==> flow/design.v <==
module izhikevich_neuron #(parameter DT = 16'h0100)  
(
    input wire clk,
    input wire rst,
    input wire [15:0] I,           
    output reg spike               
);
    reg signed [15:0] v, u;
    wire signed [15:0] a = 16'h0051;    
    wire signed [15:0] b = 16'h0200;    
    wire signed [15:0] c = -16'sd16640;  
    wire signed [15:0] d = 16'h0800;    
    wire signed [15:0] v_sq;
    wire signed [15:0] term1, term2, term3, dv_raw, du_raw;
    wire signed [15:0] bv;
    localparam signed [15:0] V_THRESH = 16'd7680;  
    cordic_mult sq_v (.x(v), .y(v), .out(v_sq));
    cordic_mult mul_004 (.x(16'h0148), .y(v_sq), .out(term1));
    cordic_mult mul_5v (.x(16'h0500), .y(v), .out(term2));
    assign term3 = 16'd35840;  
    assign dv_raw = term1 + term2 + term3 - u + I;
    cordic_mult mul_bv (.x(b), .y(v), .out(bv));
    assign du_raw = (bv - u);
    wire signed [15:0] du;
    cordic_mult mul_a (.x(a), .y(du_raw), .out(du));
    wire signed [31:0] dv_dt = dv_raw * $signed(DT);
    wire signed [31:0] du_dt = du * $signed(DT);
    always @(posedge clk or posedge rst) begin
        if (rst) begin
            v <= c;
            u <= 0;
            spike <= 0;
        end else begin
            if (v >= V_THRESH) begin
                v <= c;
                u <= u + d;
                spike <= 1;
            end else begin
                v <= v + dv_dt[23:8];  
                u <= u + du_dt[23:8];
                spike <= 0;
            end
        end
    end
endmodule
module cordic_mult(
    input signed [15:0] x,
    input signed [15:0] y,
    output signed [15:0] out
);
    wire signed [31:0] temp;
    assign temp = x * y;
    assign out = temp[23:8];  
endmodule
Tool chain data of izhikevich_neuron
The steps from the RTL of izhikevich_neuron to its reports follow in flow order. Lines are those of the file above, counted from 1. Operators: Yosys type, input widths -> output width; for muxes data width and select width s. Not given: --

Top module: izhikevich_neuron. Clock input: clk. Cell library: sky130hd. Library corner: tt_025C_1v80.

Word-level counts
Counts by Yosys on the flattened word-level netlist (proc, flatten, opt, wreduce; memories kept). Register bits leave out memories and registers merged into their read ports (data or address); mux counts leave out enables and synchronous resets folded into registers. Print and check cells are left out. Cells with the same type and inputs are merged into one.

Register bits: 33. The entry for input port bits reads 18. The figure for cells after elaboration is 19. Output and inout port bits: 1.

The figure for multiply operators is 4. Under add/subtract/negate cells stands 8. Magnitude comparators: 1. Muxes and demuxes: 3.

Operators with widths (number): $mul 16x16->24 (1); $mul 8x16->24 const A (1); $mul 7x16->21 const A (1); $add 16x16->16 (4); $mul 4x16->16 const A (1); $sub 16x16->16 (2); $mux 16 (2); $add 16x13->16 const B (1); $ge 16x14->1 const B (1); $add 16x16->16 const B (1); $mux 1 (1).

Longest topological paths
Yosys ltp: most cells in a row. Word level: on the elaborated netlist, between registers, memories and ports. Mapped: between sequential cells and ports; inverters and the memories' decode and read muxes count.

The entry for depth after elaboration reads 8. The entry for ABC_AREA reads 0. Mapped depth: 49. The entry for gate-level depth less buffers reads 47.

After synthesis
Source: synth_stat.txt of the flow (Yosys; design flattened, memories mapped). It holds for the ABC_AREA given above (unset counts as 0); a run with the other value may have another netlist.

For sequential area the number is 834.6 µm². Under standard cells after synthesis stands 1637. Buffers: 25. Under mapped flip-flops stands 33. The entry for cell area after synthesis reads 14642.8 µm².

Cell types: sky130_fd_sc_hd__fa_1 (number 252, total area 5.04E+03 µm²); sky130_fd_sc_hd__ha_1 (number 249, total area 3.12E+03 µm²); sky130_fd_sc_hd__inv_1 (number 467, total area 1.75E+03 µm²); sky130_fd_sc_hd__xnor2_1 (number 91, total area 797.014 µm²); sky130_fd_sc_hd__dfrtp_1 (number 26, total area 650.624 µm²); sky130_fd_sc_hd__nand2_1 (number 93, total area 349.085 µm²); sky130_fd_sc_hd__and2_1 (number 47, total area 294.032 µm²); sky130_fd_sc_hd__a21oi_1 (number 53, total area 265.254 µm²); sky130_fd_sc_hd__nor2_1 (number 64, total area 240.23 µm²); sky130_fd_sc_hd__xor2_1 (number 25, total area 218.96 µm²); sky130_fd_sc_hd__dfstp_2 (number 7, total area 183.926 µm²); sky130_fd_sc_hd__a21o_1 (number 23, total area 172.666 µm²); sky130_fd_sc_hd__o21ai_0 (number 30, total area 150.144 µm²); sky130_fd_sc_hd__nor2b_1 (number 20, total area 125.12 µm²); sky130_fd_sc_hd__nor3_1 (number 19, total area 95.091 µm²); sky130_fd_sc_hd__clkbuf_1 (number 24, total area 90.086 µm²); sky130_fd_sc_hd__nand3_1 (number 18, total area 90.086 µm²); sky130_fd_sc_hd__o21a_1 (number 11, total area 82.579 µm²).

Not listed: further types 38, cells in them 118. By module: a second synthesis without flattening, with its own total; a netlist apart from the flattened one above.

Cell total of the unflattened synthesis: 4765. The entry for area total of the unflattened synthesis reads 41788.8 µm².

Each row is one instance without its submodules.

Modules: cordic_mult (area 7409.6 µm², sequential area 0.0 µm², instances 5, cells 847); izhikevich_neuron (area 4740.8 µm², sequential area 834.6 µm², instances 1, cells 530).

Path before layout
Path of least setup slack by OpenSTA after synthesis, without wires, with an ideal clock, recovery checks aside; 20% of the period is set as input and as output delay. Where synthesis merged equal registers, the netlist keeps one of their names.

Path type: reg-to-reg. Start point: register v[11]. End point: register v[15]. For driving pins on the path the number is 47. For path delay the number is 11545 ps. Path buffers: 2. Time at the first pin: 0 ps. The entry for path slack reads 455 ps. The figure for clock period is 12000 ps. The entry for data required time reads 11916 ps. Arrival time: 11461 ps. Under library setup time stands 84 ps. The entry for period reached after synthesis reads 11545 ps.

"path delay" = arrival - input delay + setup time. "driving pins on the path": output pins that drive a net of the path, with the launching flip-flop's if there is one; two outputs of one cell count as two. "period reached after synthesis" = period - worst setup slack (recovery checks aside). The figure is calculated, with input and output delays left at 20% of the set period. The rows between start and end are the longest chain of elaborated cells between them; the timing report does not say that the signal goes this way. Where chains are equally long, one stands for them. A line is the first line of the expression or statement that the cell stems from. Yosys adds cells for indexed reads and writes and turns some case tables into memories. At most two assigning lines are given for a register; there are more.

Cell sequence: sky130_fd_sc_hd__dfstp_2 > sky130_fd_sc_hd__clkbuf_1 > sky130_fd_sc_hd__nand2_1 > sky130_fd_sc_hd__fa_1 > sky130_fd_sc_hd__fa_1 > sky130_fd_sc_hd__fa_1 > sky130_fd_sc_hd__inv_1 > sky130_fd_sc_hd__fa_1 > sky130_fd_sc_hd__fa_1 > sky130_fd_sc_hd__inv_1 > sky130_fd_sc_hd__fa_1 > sky130_fd_sc_hd__inv_1 > sky130_fd_sc_hd__ha_1 > sky130_fd_sc_hd__clkbuf_1 > sky130_fd_sc_hd__a21o_1 > sky130_fd_sc_hd__a21oi_1 > sky130_fd_sc_hd__o21bai_1 > sky130_fd_sc_hd__a21o_1 > [11 not listed] > sky130_fd_sc_hd__a21oi_1 > sky130_fd_sc_hd__nand3b_1 > sky130_fd_sc_hd__a21oi_1 > sky130_fd_sc_hd__xnor2_1 > sky130_fd_sc_hd__fa_1 > sky130_fd_sc_hd__fa_1 > sky130_fd_sc_hd__inv_1 > sky130_fd_sc_hd__fa_1 > sky130_fd_sc_hd__fa_1 > sky130_fd_sc_hd__inv_1 > sky130_fd_sc_hd__ha_1 > sky130_fd_sc_hd__or2_2 > sky130_fd_sc_hd__a21oi_1 > sky130_fd_sc_hd__a31oi_1 > sky130_fd_sc_hd__a31oi_1 > sky130_fd_sc_hd__xnor2_1 > sky130_fd_sc_hd__xnor3_1 > sky130_fd_sc_hd__or2_2. The entry for length of the longest elaborated chain reads 8. Elaborated cells between the ends (all ways): 10. The entry for RTL lines with such cells reads 4. Those cells by class: add/sub: 5; mul: 3; compare: 1; mux: 1.

Ends and longest elaborated chain, post-synthesis: start, declared (line 8) `reg signed [15:0] v, u;`; start, assigned (line 30) `v <= c;`; start, assigned (line 35) `v <= c;`; $mul 16x16->24 (line 52) `assign temp = x * y;`; $mul 7x16->21 (line 52); $add 16x16->16 (2 in a row) (line 21) `assign dv_raw = term1 + term2 + term3 - u + I;`; $sub 16x16->16 (line 21); $add 16x16->16 (line 21); $add 16x16->16 (line 39) `v <= v + dv_dt[23:8];`; $mux 16 (line 34) `if (v >= V_THRESH) begin`; end, assigned (line 30); end, assigned (line 35); end, declared (line 8).

Worst path after layout
Path of least setup slack in the final report of run 1 (OpenROAD, finished layout, wires in). Where an end is a register, its clock arrival counts in the times. The path's times are printed in steps of 10 ps; the period is the one set.

Path type: reg-to-reg. Start point: register v[10]. End point: register v[15]. Time at the first pin: 290 ps. For driving pins on the path the number is 46. The entry for data required time reads 11920 ps. Path buffers: 1. The entry for path slack reads 300 ps. Arrival time: 11620 ps. Under library setup time stands 70 ps. The figure for clock period is 11700 ps.

The rows between start and end are the longest chain of elaborated cells between them; the timing report does not say that the signal goes this way. Where chains are equally long, one stands for them. At most two assigning lines are given for a register; there are more.

Cell sequence: sky130_fd_sc_hd__dfstp_2 > sky130_fd_sc_hd__buf_6 > sky130_fd_sc_hd__nand2_2 > sky130_fd_sc_hd__fa_1 > sky130_fd_sc_hd__fa_1 > sky130_fd_sc_hd__fa_1 > sky130_fd_sc_hd__inv_1 > sky130_fd_sc_hd__fa_1 > sky130_fd_sc_hd__fa_1 > sky130_fd_sc_hd__inv_1 > sky130_fd_sc_hd__fa_1 > sky130_fd_sc_hd__inv_1 > sky130_fd_sc_hd__ha_4 > sky130_fd_sc_hd__a21o_1 > sky130_fd_sc_hd__a21oi_4 > sky130_fd_sc_hd__o21bai_1 > sky130_fd_sc_hd__a21o_1 > sky130_fd_sc_hd__o21bai_1 > [10 not listed] > sky130_fd_sc_hd__a21oi_2 > sky130_fd_sc_hd__nand3b_1 > sky130_fd_sc_hd__a21oi_2 > sky130_fd_sc_hd__xnor2_2 > sky130_fd_sc_hd__fa_1 > sky130_fd_sc_hd__fa_1 > sky130_fd_sc_hd__inv_1 > sky130_fd_sc_hd__fa_1 > sky130_fd_sc_hd__fa_1 > sky130_fd_sc_hd__inv_2 > sky130_fd_sc_hd__ha_4 > sky130_fd_sc_hd__or2_4 > sky130_fd_sc_hd__a21oi_2 > sky130_fd_sc_hd__a31oi_2 > sky130_fd_sc_hd__a31oi_1 > sky130_fd_sc_hd__xnor2_1 > sky130_fd_sc_hd__xnor3_1 > sky130_fd_sc_hd__or2_4. The entry for length of the longest elaborated chain reads 8. Elaborated cells between the ends (all ways): 10. The entry for RTL lines with such cells reads 4. Those cells by class: add/sub: 5; mul: 3; compare: 1; mux: 1.

Ends and longest elaborated chain, post-layout: start, declared (line 8) `reg signed [15:0] v, u;`; start, assigned (line 30) `v <= c;`; start, assigned (line 35) `v <= c;`; $mul 16x16->24 (line 52) `assign temp = x * y;`; $mul 7x16->21 (line 52); $add 16x16->16 (2 in a row) (line 21) `assign dv_raw = term1 + term2 + term3 - u + I;`; $sub 16x16->16 (line 21); $add 16x16->16 (line 21); $add 16x16->16 (line 39) `v <= v + dv_dt[23:8];`; $mux 16 (line 34) `if (v >= V_THRESH) begin`; end, assigned (line 30); end, assigned (line 35); end, declared (line 8).

==> runs of izhikevich_neuron <==
Measured results for izhikevich_neuron: 2 stored runs of the Yosys and OpenROAD flow on sky130hd. The settings differ; the order carries no meaning. The constraints put input and output delay at 20% of the set period each and load the outputs with 0.01 pF. By "reached clock period" is meant the clock period of the run minus its worst setup slack. This is arithmetic on one report: input and output delays are still those of the set period (20% each). By "worst setup path time" is meant the share of the clock period that the worst setup path is allowed (20% is reserved at inputs, 20% at outputs), minus its slack. Clock arrival times at its registers enter into it. "worst setup path time" is known to 10 ps.

Files of run 1:
==> flow/run.sh <==
#!/bin/bash
# the make line also repeats the synthesis and layout settings of config.mk as NAME=value (left out here)
make -C /OpenROAD-flow-scripts/flow DESIGN_CONFIG=/design/flow/config.mk WORK_HOME=/design/flow/orfs CLKGATE_MAP_FILE= finish
==> flow/config.mk <==
export PLATFORM = sky130hd
export DESIGN_NAME = izhikevich_neuron
export DESIGN_NICKNAME = izhikevich_neuron
export VERILOG_FILES = /design/flow/design.v
export SDC_FILE = /design/flow/constraint.sdc
export NUM_CORES = 4
export LEC_CHECK = 0
export CAP_MARGIN = 20
export CORE_MARGIN = 2
export CORE_UTILIZATION = 49
export PLACE_DENSITY = 0.6
export SLEW_MARGIN = 20
==> flow/constraint.sdc <==
create_clock -name core_clock -period 11.7 [get_ports {clk}]
set_input_delay 2.3400 -clock core_clock [delete_from_list [all_inputs] [get_ports {clk}]]
set_output_delay 2.3400 -clock core_clock [all_outputs]
set_load 0.01 [all_outputs]

Results of run 1. The measured cell area after synthesis is 14642.8 µm². The die area is 31281.2 µm². For the standard-cell area after layout the run shows 16540.9 µm². The post-layout utilization is 0.56. The lowest setup slack comes to 297 ps. The post-route setup TNS comes to 0 ps. The worst hold slack in the final report reads 532 ps. The reached clock period stands at 11403 ps. The worst setup path time reads 11400 ps. Type of the worst setup path: reg-to-reg.

Files of run 2:
==> flow/run.sh <==
#!/bin/bash
# the make line also repeats the synthesis and layout settings of config.mk as NAME=value (left out here)
make -C /OpenROAD-flow-scripts/flow DESIGN_CONFIG=/design/flow/config.mk WORK_HOME=/design/flow/orfs CLKGATE_MAP_FILE= finish
==> flow/config.mk <==
export PLATFORM = sky130hd
export DESIGN_NAME = izhikevich_neuron
export DESIGN_NICKNAME = izhikevich_neuron
export VERILOG_FILES = /design/flow/design.v
export SDC_FILE = /design/flow/constraint.sdc
export NUM_CORES = 4
export LEC_CHECK = 0
export CAP_MARGIN = 20
export CORE_ASPECT_RATIO = 1.38
export CORE_MARGIN = 5
export CORE_UTILIZATION = 65
export CTS_CLUSTER_SIZE = 79
export GPL_ROUTABILITY_DRIVEN = 1
export MIN_ROUTING_LAYER = met2
export PLACE_DENSITY_LB_ADDON = 0.19
export SLEW_MARGIN = 20
export TNS_END_PERCENT = 20
==> flow/constraint.sdc <==
create_clock -name core_clock -period 17.4 [get_ports {clk}]
set_input_delay 3.4800 -clock core_clock [delete_from_list [all_inputs] [get_ports {clk}]]
set_output_delay 3.4800 -clock core_clock [all_outputs]
set_load 0.01 [all_outputs]

Results of run 2. The measured cell area after synthesis is 14642.8 µm². The die area is 25667.7 µm². For the standard-cell area after layout the run shows 15287.2 µm². The post-layout utilization is 0.689. The lowest setup slack comes to 3944 ps. The post-route setup TNS comes to 0 ps. The worst hold slack in the final report reads 550 ps. The reached clock period stands at 13456 ps. The worst setup path time reads 13460 ps. Type of the worst setup path: reg-to-reg.
